==> flow/design.v <==
`timescale 1ns / 1ps
module mux_2x1_rtl(in_0, in_1, select, out);
	input	select;
	input in_0; 
	input in_1;
	output out;
	assign out = (in_0 && ~select) || (in_1 && select);
endmodule
`timescale 1ns / 1ps
module mux_4x1_behavioral(in_0, in_1, in_2, in_3, select, out);
	input in_0;
	input in_1;
	input in_2;
	input in_3;
	input [1:0] select;
	output out;
	reg out;
	always@(select, in_0, in_1, in_2, in_3)
	begin
		case(select)
			2'b00: out = in_0;
			2'b01: out = in_1;
			2'b10: out = in_2;
			2'b11: out = in_3;
		endcase
	end
endmodule
`timescale 1ns / 1ps
module bfa_gl(in_0, in_1, carry_in, result, carry_out);
	input in_0, in_1, carry_in;
	output result, carry_out;
	wire w_xor, w_and_0, w_and_1;
	xor X0(w_xor, in_0, in_1);
	xor X1(result, w_xor, carry_in);
	and A0(w_and_0, w_xor, carry_in);
	and A1(w_and_1, in_0, in_1);
	or O1(carry_out, w_and_0, w_and_1);
endmodule
`timescale 1ns / 1ps
module alu_bitslice(in_a, in_b, in_carry, in_control, out_carry, out_result);
	input in_a, in_b, in_carry;
	input [2:0] in_control;
	wire w_xor_b_c0, w_invert_a, w_and_a_b, w_or_a_b, w_sum, w_2x1;
	output out_result;
	output out_carry;
	xor (w_xor_b_c0, in_b, in_control[0]);
	or  (w_or_a_b, in_a, w_xor_b_c0);
	and (w_and_a_b, in_a, w_xor_b_c0);
	not (w_invert_a, in_a);
	bfa_gl bfa (in_a, w_xor_b_c0, in_carry, w_sum, out_carry);
	mux_2x1_rtl mux_2x1 (w_invert_a, w_xor_b_c0, in_control[0], w_2x1);
	mux_4x1_behavioral mux_4x1 (w_sum, w_or_a_b, w_and_a_b, w_2x1, in_control[2:1], out_result);
endmodule
`timescale 1ns / 1ps
module n_bit_alu(a_in, b_in, control_in, sum_out, carry_out, overflow_out, zero_out);
	parameter n = 8;
	input [7:0] a_in;
	input [7:0] b_in;
	input [2:0] control_in;
	output [7:0] sum_out; 
	output carry_out, overflow_out, zero_out;
	wire [8:0] carry;
	wire is_zero_out;
	and is_zero(is_zero_out, ~sum_out[0], ~sum_out[1], ~sum_out[2], ~sum_out[3], ~sum_out[4], ~sum_out[5], ~sum_out[6], ~sum_out[7]);
	genvar i;
	assign carry_out = carry[n];
	assign overflow_out = carry[n - 1] ^ carry[n];
	assign zero_out = is_zero_out;
	assign carry[0] = control_in[0];
	alu_bitslice adder(a_in[0], b_in[0], carry[0], control_in, carry[1], sum_out[0]); 
	generate 
		for (i = 1; i < n; i = i + 1)
			begin: aluBitGen
				alu_bitslice adder(a_in[i], b_in[i], carry[i], control_in, carry[i+1], sum_out[i]);
			end
	endgenerate
endmodule
`timescale 1ns / 1ps
module acc_cpu(
	input clk,
	input rst,
	output [7:0] imem_addr,
	input [15:0] imem_rdata,
	output reg dmem_req,
	output reg dmem_we,
	output reg [7:0] dmem_addr,
	output [7:0] dmem_wdata,
	input dmem_ack,
	input [7:0] dmem_rdata,
	input [7:0] in_data,
	input in_valid,
	output in_ready,
	output [7:0] out_data,
	output out_valid,
	input out_ready,
	output halted,
	output [7:0] acc,
	output flag_c,
	output flag_z,
	output flag_v
);
parameter S_F0 = 4'd0;    
parameter S_F1 = 4'd1;    
parameter S_DEC = 4'd2;   
parameter S_IND = 4'd3;   
parameter S_MEM = 4'd4;   
parameter S_EX = 4'd5;    
parameter S_ST = 4'd6;    
parameter S_MUL = 4'd7;   
parameter S_DIV = 4'd8;   
parameter S_DIVW = 4'd9;  
parameter S_IN = 4'd10;   
parameter S_OUT = 4'd11;  
parameter S_NX = 4'd12;   
parameter S_HLT = 4'd13;  
reg [3:0] state;
reg [7:0] pc, npc;
reg [15:0] ir;
reg [7:0] ACC;
reg C, Z, V;
reg [7:0] mdata;
reg [7:0] JSRaddrReg;
reg [7:0] InteruptAdrReg;
reg [3:0] HVPIReg;
reg [7:0] MULreg, MULreg2;
reg [7:0] DIVreg;
reg ev_ov, ev_bi, ev_ba;
wire [4:0] op = ir[15:11];
wire [2:0] mode = ir[10:8];
wire [7:0] imm = ir[7:0];
wire is_alu = (op[4:3] == 2'b00);
wire is_ld = (op == 5'b01000);
wire is_st = (op == 5'b01001);
wire is_shl = (op == 5'b01010);
wire is_shr = (op == 5'b01011);
wire is_in = (op == 5'b01100);
wire is_out = (op == 5'b01101);
wire is_hlt = (op == 5'b01110);
wire is_hv = (op == 5'b01111);
wire is_mul = (op == 5'b11000);
wire is_div = (op == 5'b11001);
wire is_br = (op == 5'b11010);
wire is_bz = (op == 5'b11011);
wire is_jsr = (op == 5'b11100);
wire is_rts = (op == 5'b11101);
wire is_rti = (op == 5'b11110);
wire is_bad = (op[4:3] == 2'b10) || (op == 5'b11111);
wire bad_mode = (is_alu || is_ld) && (mode > 3'd2);
reg [7:0] alu_b;
reg [2:0] alu_ctl;
wire [7:0] alu_out;
wire alu_c, alu_v, alu_z;
n_bit_alu ALU(ACC, alu_b, alu_ctl, alu_out, alu_c, alu_v, alu_z);
always @(*) begin
	alu_b = (mode == 3'd0) ? imm : mdata;
	alu_ctl = op[2:0];
	if (state == S_MUL) begin
		alu_b = MULreg2;
		alu_ctl = 3'b000;
	end else if (state == S_DIV) begin
		alu_b = imm;
		alu_ctl = 3'b001;
	end
end
wire ovf_en = (HVPIReg == 4'b0000) || HVPIReg[0];
wire bi_en = (HVPIReg == 4'b0000) || HVPIReg[1];
wire ba_en = (HVPIReg == 4'b0000) || HVPIReg[2];
assign imem_addr = pc;
assign dmem_wdata = ACC;
assign in_ready = (state == S_IN);
assign out_valid = (state == S_OUT);
assign out_data = ACC;
assign halted = (state == S_HLT);
assign acc = ACC;
assign flag_c = C;
assign flag_z = Z;
assign flag_v = V;
always @(posedge clk) begin
	if (rst) begin
		state <= S_F0;
		pc <= 8'd0;
		npc <= 8'd0;
		ir <= 16'd0;
		ACC <= 8'd0;
		C <= 1'b0;
		Z <= 1'b0;
		V <= 1'b0;
		mdata <= 8'd0;
		JSRaddrReg <= 8'd0;
		InteruptAdrReg <= 8'd0;
		HVPIReg <= 4'd0;
		MULreg <= 8'd0;
		MULreg2 <= 8'd0;
		DIVreg <= 8'd0;
		ev_ov <= 1'b0;
		ev_bi <= 1'b0;
		ev_ba <= 1'b0;
		dmem_req <= 1'b0;
		dmem_we <= 1'b0;
		dmem_addr <= 8'd0;
	end else begin
		case (state)
		S_F0: begin
			ev_ov <= 1'b0;
			ev_bi <= 1'b0;
			ev_ba <= 1'b0;
			state <= S_F1;
		end
		S_F1: begin
			ir <= imem_rdata;
			state <= S_DEC;
		end
		S_DEC: begin
			npc <= pc + 8'd1;
			if (bad_mode) begin
				ev_ba <= 1'b1;
				state <= S_NX;
			end else if (is_bad) begin
				ev_bi <= 1'b1;
				state <= S_NX;
			end else if ((is_alu || is_ld) && mode == 3'd1) begin
				dmem_req <= 1'b1;
				dmem_we <= 1'b0;
				dmem_addr <= imm;
				state <= S_MEM;
			end else if ((is_alu || is_ld) && mode == 3'd2) begin
				dmem_req <= 1'b1;
				dmem_we <= 1'b0;
				dmem_addr <= imm;
				state <= S_IND;
			end else if (is_alu || is_ld) begin
				state <= S_EX;
			end else if (is_st) begin
				dmem_req <= 1'b1;
				dmem_we <= 1'b1;
				dmem_addr <= imm;
				state <= S_ST;
			end else if (is_mul) begin
				MULreg <= imm;
				MULreg2 <= ACC;
				state <= S_MUL;
			end else if (is_div) begin
				if (imm == 8'd0) begin
					ACC <= 8'hff;
					state <= S_NX;
				end else begin
					DIVreg <= 8'd0;
					state <= S_DIV;
				end
			end else if (is_in) begin
				state <= S_IN;
			end else if (is_out) begin
				state <= S_OUT;
			end else if (is_hlt) begin
				state <= S_HLT;
			end else begin
				if (is_shl) ACC <= {ACC[6:0], 1'b0};
				if (is_shr) ACC <= {1'b0, ACC[7:1]};
				if (is_hv) HVPIReg <= imm[3:0];
				if (is_br || (is_bz && Z)) npc <= imm;
				if (is_jsr) begin
					JSRaddrReg <= pc + 8'd1;
					npc <= imm;
				end
				if (is_rts) npc <= JSRaddrReg;
				if (is_rti) npc <= InteruptAdrReg;
				state <= S_NX;
			end
		end
		S_IND: begin
			if (dmem_ack) begin
				dmem_req <= 1'b0;
				dmem_addr <= dmem_rdata;
				state <= S_MEM;
			end else if (!dmem_req) begin
				dmem_req <= 1'b1;
			end
		end
		S_MEM: begin
			if (dmem_ack) begin
				dmem_req <= 1'b0;
				mdata <= dmem_rdata;
				state <= S_EX;
			end else begin
				dmem_req <= 1'b1;
			end
		end
		S_EX: begin
			if (is_ld) begin
				ACC <= (mode == 3'd0) ? imm : mdata;
			end else begin
				ACC <= alu_out;
				C <= alu_c;
				Z <= alu_z;
				V <= alu_v;
				ev_ov <= alu_v;
			end
			state <= S_NX;
		end
		S_ST: begin
			if (dmem_ack) begin
				dmem_req <= 1'b0;
				dmem_we <= 1'b0;
				state <= S_NX;
			end
		end
		S_MUL: begin
			ACC <= alu_out;
			MULreg <= MULreg - 8'd1;
			if (MULreg == 8'd2) state <= S_NX;
		end
		S_DIV: begin
			if (alu_c) begin
				ACC <= alu_out;
				DIVreg <= DIVreg + 8'd1;
			end else begin
				state <= S_DIVW;
			end
		end
		S_DIVW: begin
			ACC <= DIVreg;
			state <= S_NX;
		end
		S_IN: begin
			if (in_valid) begin
				ACC <= in_data;
				state <= S_NX;
			end
		end
		S_OUT: begin
			if (out_ready) state <= S_NX;
		end
		S_NX: begin
			if (ev_ov && ovf_en) begin
				InteruptAdrReg <= npc;
				pc <= 8'd100;
			end else if (ev_bi && bi_en) begin
				InteruptAdrReg <= npc;
				pc <= 8'd110;
			end else if (ev_ba && ba_en) begin
				InteruptAdrReg <= npc;
				pc <= 8'd120;
			end else begin
				pc <= npc;
			end
			state <= S_F0;
		end
		S_HLT: begin
		end
		default: state <= S_F0;
		endcase
	end
end
endmodule
# From RTL to reports: acc_cpu
# Tool output for the design above, in the order of the flow.
# Line numbers count from 1 in the design file above.
# Operators carry their Yosys type and port widths (W data, S select, Z words).
# Cell names lack the library's common part.
# A cell with - has no value.
[inputs] top_module="acc_cpu" clock="clk" cell_library="sky130hd" corner="tt_025C_1v80"

# Word-level counts
# Source: Yosys, flattened and elaborated, memories not mapped. Widths are those after wreduce. Registers that Yosys merges into a memory's read port (data or address) are not register bits. Print and check cells do not count. Equal cells are merged and count once.
[bits] out_inout_bits=48 reg_bits=112 input_bits=37
[classes] add_sub_neg=3 muxes=120 n_logic=94 reduce_logical=70 n_cmp=1 equal=64
[ops] op="$mux W8" count=65
[ops] op="$mux W4" count=14
[ops] op="$pmux W4 S12" count=1
[ops] op="$pmux W8 S6" count=1
[ops] op="$pmux W8 S2" count=3
[ops] op="$ne A2 B2 Y1 const B" count=20
[ops] op="$eq A5 B4 Y1 const B" count=8
[ops] op="$eq A5 B5 Y1 const B" count=8
[ops] op="$pmux W1 S4" count=8
[ops] op="$not A1 Y1" count=30
[ops] op="$reduce_and A13 Y1" count=2
[ops] op="$xor A1 B1 Y1" count=25
[ops] op="$eq A4 B4 Y1 const B" count=6
[ops] op="$reduce_and A8 Y1" count=3
[ops] op="$and A1 B1 Y1" count=23
[ops] op="$logic_and A1 B1 Y1" count=23
[ops] op="$reduce_and A6 Y1" count=3
[ops] op="$mux W3" count=6
[ops] op="$mux W1" count=17
[ops] op="$or A1 B1 Y1" count=16
[ops] op="$eq A4 B3 Y1 const B" count=4
[ops] op="$add A8 B1 Y8 const B" count=2
[ops] op="$reduce_and A15 Y1" count=1
[ops] op="$logic_or A1 B1 Y1" count=14
[ops] op="$reduce_bool A2 Y1" count=6
[ops] op="$ne A3 B3 Y1 const B" count=4
[ops] op="$ne A4 B4 Y1 const B" count=3
[ops] op="$reduce_and A11 Y1" count=1
# Not listed: further kinds 22, cells in them 35.

# Logic depth
# Yosys ltp: most cells in a row. Word level: on the elaborated netlist, between registers, memories and ports. Mapped: between sequential cells and ports; inverters and the memories' decode and read muxes count.
[depth] ltp_word=25 ABC_AREA=0 ltp_mapped=22

# Mapped cells and area
# The flow's flattened synthesis, as Yosys stat reports it; memories are mapped. The netlist is that of the ABC_AREA named above (0 if unset); the other value can give another one.
[mapped] mapped_area_um2=7430.9 ff_cells=122 seq_area_um2=2442.3 cell_count=912 buf_cells=86
[types] cell="dfxtp_1" count=122 type_area_um2=2.44E+03
[types] cell="mux2i_1" count=52 type_area_um2=520.499
[types] cell="nor2_1" count=125 type_area_um2=469.2
[types] cell="a21oi_1" count=69 type_area_um2=345.331
[types] cell="nand2_1" count=69 type_area_um2=258.998
[types] cell="ha_1" count=20 type_area_um2=250.24
[types] cell="buf_4" count=26 type_area_um2=195.187
[types] cell="o21ai_0" count=35 type_area_um2=175.168
[types] cell="clkbuf_1" count=39 type_area_um2=146.39
[types] cell="fa_1" count=7 type_area_um2=140.134
[types] cell="nand3_1" count=27 type_area_um2=135.13
[types] cell="inv_1" count=32 type_area_um2=120.115
[types] cell="nor3_1" count=24 type_area_um2=120.115
[types] cell="a211oi_1" count=15 type_area_um2=112.608
[types] cell="mux2_2" count=10 type_area_um2=112.608
[types] cell="nand2b_1" count=17 type_area_um2=106.352
[types] cell="xnor2_1" count=12 type_area_um2=105.101
[types] cell="xor2_1" count=11 type_area_um2=96.342
# Not listed: further types 68, cells in them 200.
# By module: a second synthesis without flattening, with its own total; a netlist apart from the flattened one above.
[unflattened] hier_cells=883 area_unflattened_um2=7404.6
# Rows give one instance, submodules left out.
[modules] module="acc_cpu" cells=823 mod_area_um2=6716.4 n_inst=1 mod_seq_area_um2=2442.3
[modules] module="alu_bitslice" cells=4 mod_area_um2=25.0 n_inst=8 mod_seq_area_um2=0.0
[modules] module="mux_4x1_behavioral" cells=1 mod_area_um2=22.5 n_inst=8 mod_seq_area_um2=0.0
[modules] module="bfa_gl" cells=1 mod_area_um2=20.0 n_inst=8 mod_seq_area_um2=0.0
[modules] module="mux_2x1_rtl" cells=1 mod_area_um2=15.0 n_inst=8 mod_seq_area_um2=0.0
[modules] module="n_bit_alu" cells=4 mod_area_um2=27.5 n_inst=1 mod_seq_area_um2=0.0

# Worst setup path after synthesis
# OpenSTA on the mapped netlist: ideal clock, no wires. The path of least setup slack (recovery checks aside). Input and output delay are each 20% of the period. Register names are those of the netlist, which keeps one name where synthesis merged equal registers.
[synth_path] path_kind="reg-to-reg" start="register ir[10]" end="register ACC[4]" path_slack_ns=1.525 stages=23 delay_ns=5.474 period_ns=7.0 launch_ns=0.000 path_buffers=4 t_arrival_ns=5.337 required_time_ns=6.863 synth_period_reached_ns=5.475
# "delay_ns" is the arrival time less input delay plus setup time.
# "stages": output pins that drive a net of the path, with the launching flip-flop's if there is one; two outputs of one cell count as two.
# "synth_period_reached_ns" is the clock period less the worst setup slack; recovery checks do not enter. This is arithmetic on one report: input and output delays are still those of the set period (20% each).
# Between the ends stands the longest chain of elaborated cells between them, by number of cells; it is not shown to be the way that was timed. Of several equally long chains one is given.
# Each line given opens the expression or statement behind the cell; cells for indexed reads and writes are added by Yosys, which also makes memories of some case tables.
# A register here has more assigning lines than the two given.
[synth_via] path_cell_list="dfxtp_1 buf_6 or3_4 buf_6 mux2i_1 xnor2_1 nor2_1 a21oi_1 mux2_2 fa_1 fa_1 fa_1 fa_1 fa_1 fa_1 inv_1 fa_1 a21oi_1 and3_1 buf_4 buf_6 nor2_1 a211oi_2" elab_chain_cells=24
[synth_rtl] item="start: declaration" line_no=118 source="reg [15:0] ir;"
[synth_rtl] item="start: assignment" line_no=183 source="ir <= 16'd0;"
[synth_rtl] item="start: assignment" line_no=210 source="ir <= imem_rdata;"
[synth_rtl] item="$logic_not A3 Y1" line_no=155 source="alu_b = (mode == 3'd0) ? imm : mdata;"
[synth_rtl] item="$mux W8" line_no=155
[synth_rtl] item="$mux W8" line_no=160 source="end else if (state == S_DIV) begin"
[synth_rtl] item="$mux W8" line_no=157 source="if (state == S_MUL) begin"
[synth_rtl] item="$xor A1 B1 Y1" line_no=46 source="xor (w_xor_b_c0, in_b, in_control[0]);"
[synth_rtl] item="$xor A1 B1 Y1" line_no=33 source="xor X0(w_xor, in_0, in_1);"
[synth_rtl] item="$and A1 B1 Y1" line_no=35 source="and A0(w_and_0, w_xor, carry_in);"
[synth_rtl] item="[10 not listed]"
[synth_rtl] item="$or A1 B1 Y1" line_no=37 source="or O1(carry_out, w_and_0, w_and_1);"
[synth_rtl] item="$and A1 B1 Y1" line_no=35
[synth_rtl] item="$or A1 B1 Y1" line_no=37
[synth_rtl] item="$and A1 B1 Y1" line_no=35
[synth_rtl] item="$or A1 B1 Y1" line_no=37
[synth_rtl] item="$mux W8" line_no=313 source="if (alu_c) begin"
[synth_rtl] item="$pmux W8 S6" line_no=202 source="case (state)"
[synth_rtl] item="end: assignment" line_no=257 source="if (is_shl) ACC <= {ACC[6:0], 1'b0};"
[synth_rtl] item="end: assignment" line_no=258 source="if (is_shr) ACC <= {1'b0, ACC[7:1]};"
[synth_rtl] item="end: declaration" line_no=119 source="reg [7:0] ACC;"

# Worst path after layout
# Path of least setup slack in the final report of entry B (OpenROAD, finished layout, wires in). Where an end is a register, its clock arrival counts in the times.
[layout_path] path_kind="reg-to-reg" start="register ir[8]" end="register ACC[7]" path_slack_ns=0.60 required_time_ns=7.12 stages=17 period_ns=6.66 t_arrival_ns=6.52 path_buffers=0 launch_ns=0.55
# Between the ends stands the longest chain of elaborated cells between them, by number of cells; it is not shown to be the way that was timed. Of several equally long chains one is given.
# A register here has more assigning lines than the two given.
[layout_via] path_cell_list="dfxtp_1 or3_4 a311oi_2 o21ai_0 mux2_2 fa_1 fa_1 fa_1 fa_1 fa_1 fa_1 inv_1 fa_1 a21oi_1 and3_1 and4_1 nor3_1" elab_chain_cells=24
[layout_rtl] item="start: declaration" line_no=118 source="reg [15:0] ir;"
[layout_rtl] item="start: assignment" line_no=183 source="ir <= 16'd0;"
[layout_rtl] item="start: assignment" line_no=210 source="ir <= imem_rdata;"
[layout_rtl] item="$logic_not A3 Y1" line_no=155 source="alu_b = (mode == 3'd0) ? imm : mdata;"
[layout_rtl] item="$mux W8" line_no=155
[layout_rtl] item="$mux W8" line_no=160 source="end else if (state == S_DIV) begin"
[layout_rtl] item="$mux W8" line_no=157 source="if (state == S_MUL) begin"
[layout_rtl] item="$xor A1 B1 Y1" line_no=46 source="xor (w_xor_b_c0, in_b, in_control[0]);"
[layout_rtl] item="$xor A1 B1 Y1" line_no=33 source="xor X0(w_xor, in_0, in_1);"
[layout_rtl] item="$and A1 B1 Y1" line_no=35 source="and A0(w_and_0, w_xor, carry_in);"
[layout_rtl] item="[10 not listed]"
[layout_rtl] item="$or A1 B1 Y1" line_no=37 source="or O1(carry_out, w_and_0, w_and_1);"
[layout_rtl] item="$and A1 B1 Y1" line_no=35
[layout_rtl] item="$or A1 B1 Y1" line_no=37
[layout_rtl] item="$xor A1 B1 Y1" line_no=34 source="xor X1(result, w_xor, carry_in);"
[layout_rtl] item="$pmux W1 S4" line_no=20 source="case(select)"
[layout_rtl] item="$mux W8" line_no=313 source="if (alu_c) begin"
[layout_rtl] item="$pmux W8 S6" line_no=202 source="case (state)"
[layout_rtl] item="end: assignment" line_no=257 source="if (is_shl) ACC <= {ACC[6:0], 1'b0};"
[layout_rtl] item="end: assignment" line_no=258 source="if (is_shr) ACC <= {1'b0, ACC[7:1]};"
[layout_rtl] item="end: declaration" line_no=119 source="reg [7:0] ACC;"

==> results <==
Measured data: module acc_cpu, platform sky130hd, 4 stored runs of the flow under differing settings, order arbitrary. Input and output delays are each 20% of the period that was set; the output load is 0.01 pF.
By "clock_period_reached_ns" is meant the clock period of the run minus its worst setup slack. This is arithmetic on one report: input and output delays are still those of the set period (20% each).
"worst_setup_path_time_ns" is the time allowed to the run's worst setup path (the clock period less input and output delay, where it has them) less its slack. Clock arrival times count: a late capture clock shortens it, a late launch clock lengthens it.
"power_total_w" rests on the timing tool's default activity at the inputs, not on a simulated workload.

[flow] entry A: files
==> flow/run.sh <==
#!/bin/bash
# the make line also repeats the synthesis and layout settings of config.mk as NAME=value (left out here)
make -C /OpenROAD-flow-scripts/flow DESIGN_CONFIG=/design/flow/config.mk WORK_HOME=/design/flow/orfs CLKGATE_MAP_FILE= finish
==> flow/config.mk <==
export PLATFORM = sky130hd
export DESIGN_NAME = acc_cpu
export DESIGN_NICKNAME = acc_cpu
export VERILOG_FILES = /design/flow/design.v
export SDC_FILE = /design/flow/constraint.sdc
export NUM_CORES = 4
export LEC_CHECK = 0
export ABC_AREA = 1
export CAP_MARGIN = 20
export CELL_PAD_IN_SITES_DETAIL_PLACEMENT = 2
export CELL_PAD_IN_SITES_GLOBAL_PLACEMENT = 1
export CORE_ASPECT_RATIO = 0.69
export CORE_MARGIN = 2
export CORE_UTILIZATION = 70
export GPL_ROUTABILITY_DRIVEN = 0
export GPL_TIMING_DRIVEN = 0
export MAX_ROUTING_LAYER = met4
export MIN_ROUTING_LAYER = met1
export PLACE_DENSITY = 0.57
export SLEW_MARGIN = 20
export TNS_END_PERCENT = 85
==> flow/constraint.sdc <==
create_clock -name core_clock -period 9.08 [get_ports {clk}]
set_input_delay 1.8160 -clock core_clock [delete_from_list [all_inputs] [get_ports {clk}]]
set_output_delay 1.8160 -clock core_clock [all_outputs]
set_load 0.01 [all_outputs]

[flow] entry A: no final report: placement broke off with GPL-0301

[flow] entry B: files
==> flow/run.sh <==
#!/bin/bash
# the make line also repeats the synthesis and layout settings of config.mk as NAME=value (left out here)
make -C /OpenROAD-flow-scripts/flow DESIGN_CONFIG=/design/flow/config.mk WORK_HOME=/design/flow/orfs CLKGATE_MAP_FILE= finish
==> flow/config.mk <==
export PLATFORM = sky130hd
export DESIGN_NAME = acc_cpu
export DESIGN_NICKNAME = acc_cpu
export VERILOG_FILES = /design/flow/design.v
export SDC_FILE = /design/flow/constraint.sdc
export NUM_CORES = 4
export LEC_CHECK = 0
export CAP_MARGIN = 15
export CORE_MARGIN = 2
export CORE_UTILIZATION = 71
export MAX_ROUTING_LAYER = met5
export PLACE_DENSITY_LB_ADDON = 0.02
export SETUP_SLACK_MARGIN = -0.5
export SLEW_MARGIN = 20
==> flow/constraint.sdc <==
create_clock -name core_clock -period 6.66 [get_ports {clk}]
set_input_delay 1.3320 -clock core_clock [delete_from_list [all_inputs] [get_ports {clk}]]
set_output_delay 1.3320 -clock core_clock [all_outputs]
set_load 0.01 [all_outputs]

[flow] entry B: metrics
[metrics] ws_setup_ns = 0.604
[metrics] clock_period_reached_ns = 6.056
[metrics] synth_area_um2 = 7430.9
[metrics] worst_setup_path_time_ns = 6.06
[metrics] path_kind = reg-to-reg
[metrics] power_total_w = 0.001914
[metrics] dieArea_um2 = 11300.8
[metrics] util_frac = 0.842
[metrics] final_stdcell_area_um2 = 8617.0
[metrics] fin_tns_ns = 0.000
[metrics] worst_hold_slack_ns = 0.475

[flow] entry C: files
==> flow/run.sh <==
#!/bin/bash
# the make line also repeats the synthesis and layout settings of config.mk as NAME=value (left out here)
make -C /OpenROAD-flow-scripts/flow DESIGN_CONFIG=/design/flow/config.mk WORK_HOME=/design/flow/orfs CLKGATE_MAP_FILE= finish
==> flow/config.mk <==
export PLATFORM = sky130hd
export DESIGN_NAME = acc_cpu
export DESIGN_NICKNAME = acc_cpu
export VERILOG_FILES = /design/flow/design.v
export SDC_FILE = /design/flow/constraint.sdc
export NUM_CORES = 4
export LEC_CHECK = 0
export ABC_AREA = 1
export CAP_MARGIN = 20
export CELL_PAD_IN_SITES_DETAIL_PLACEMENT = 2
export CELL_PAD_IN_SITES_GLOBAL_PLACEMENT = 1
export CORE_ASPECT_RATIO = 1.39
export CORE_MARGIN = 2
export CORE_UTILIZATION = 70
export GPL_ROUTABILITY_DRIVEN = 0
export GPL_TIMING_DRIVEN = 0
export MAX_ROUTING_LAYER = met5
export MIN_ROUTING_LAYER = met1
export PLACE_DENSITY = 0.57
export SLEW_MARGIN = 0
export TNS_END_PERCENT = 85
==> flow/constraint.sdc <==
create_clock -name core_clock -period 9.08 [get_ports {clk}]
set_input_delay 1.8160 -clock core_clock [delete_from_list [all_inputs] [get_ports {clk}]]
set_output_delay 1.8160 -clock core_clock [all_outputs]
set_load 0.01 [all_outputs]

[flow] entry C: no final report: placement broke off with GPL-0301

[flow] entry D: files
==> flow/run.sh <==
#!/bin/bash
# the make line also repeats the synthesis and layout settings of config.mk as NAME=value (left out here)
make -C /OpenROAD-flow-scripts/flow DESIGN_CONFIG=/design/flow/config.mk WORK_HOME=/design/flow/orfs CLKGATE_MAP_FILE= finish
==> flow/config.mk <==
export PLATFORM = sky130hd
export DESIGN_NAME = acc_cpu
export DESIGN_NICKNAME = acc_cpu
export VERILOG_FILES = /design/flow/design.v
export SDC_FILE = /design/flow/constraint.sdc
export NUM_CORES = 4
export LEC_CHECK = 0
export CAP_MARGIN = 5
export CORE_ASPECT_RATIO = 1.15
export CORE_MARGIN = 6
export CORE_UTILIZATION = 31
export CTS_CLUSTER_DIAMETER = 365
export GPL_ROUTABILITY_DRIVEN = 1
export MIN_ROUTING_LAYER = met2
export PLACE_DENSITY_LB_ADDON = 0.2
export SETUP_SLACK_MARGIN = -0.53
export SLEW_MARGIN = 20
export TNS_END_PERCENT = 5
==> flow/constraint.sdc <==
create_clock -name core_clock -period 8.47 [get_ports {clk}]
set_input_delay 1.6940 -clock core_clock [delete_from_list [all_inputs] [get_ports {clk}]]
set_output_delay 1.6940 -clock core_clock [all_outputs]
set_load 0.01 [all_outputs]

[flow] entry D: metrics
[metrics] ws_setup_ns = 2.312
[metrics] clock_period_reached_ns = 6.158
[metrics] synth_area_um2 = 7430.9
[metrics] worst_setup_path_time_ns = 6.16
[metrics] path_kind = reg-to-reg
[metrics] power_total_w = 0.001537
[metrics] dieArea_um2 = 27839.4
[metrics] util_frac = 0.378
[metrics] final_stdcell_area_um2 = 8862.2
[metrics] fin_tns_ns = 0.000
[metrics] worst_hold_slack_ns = 0.458
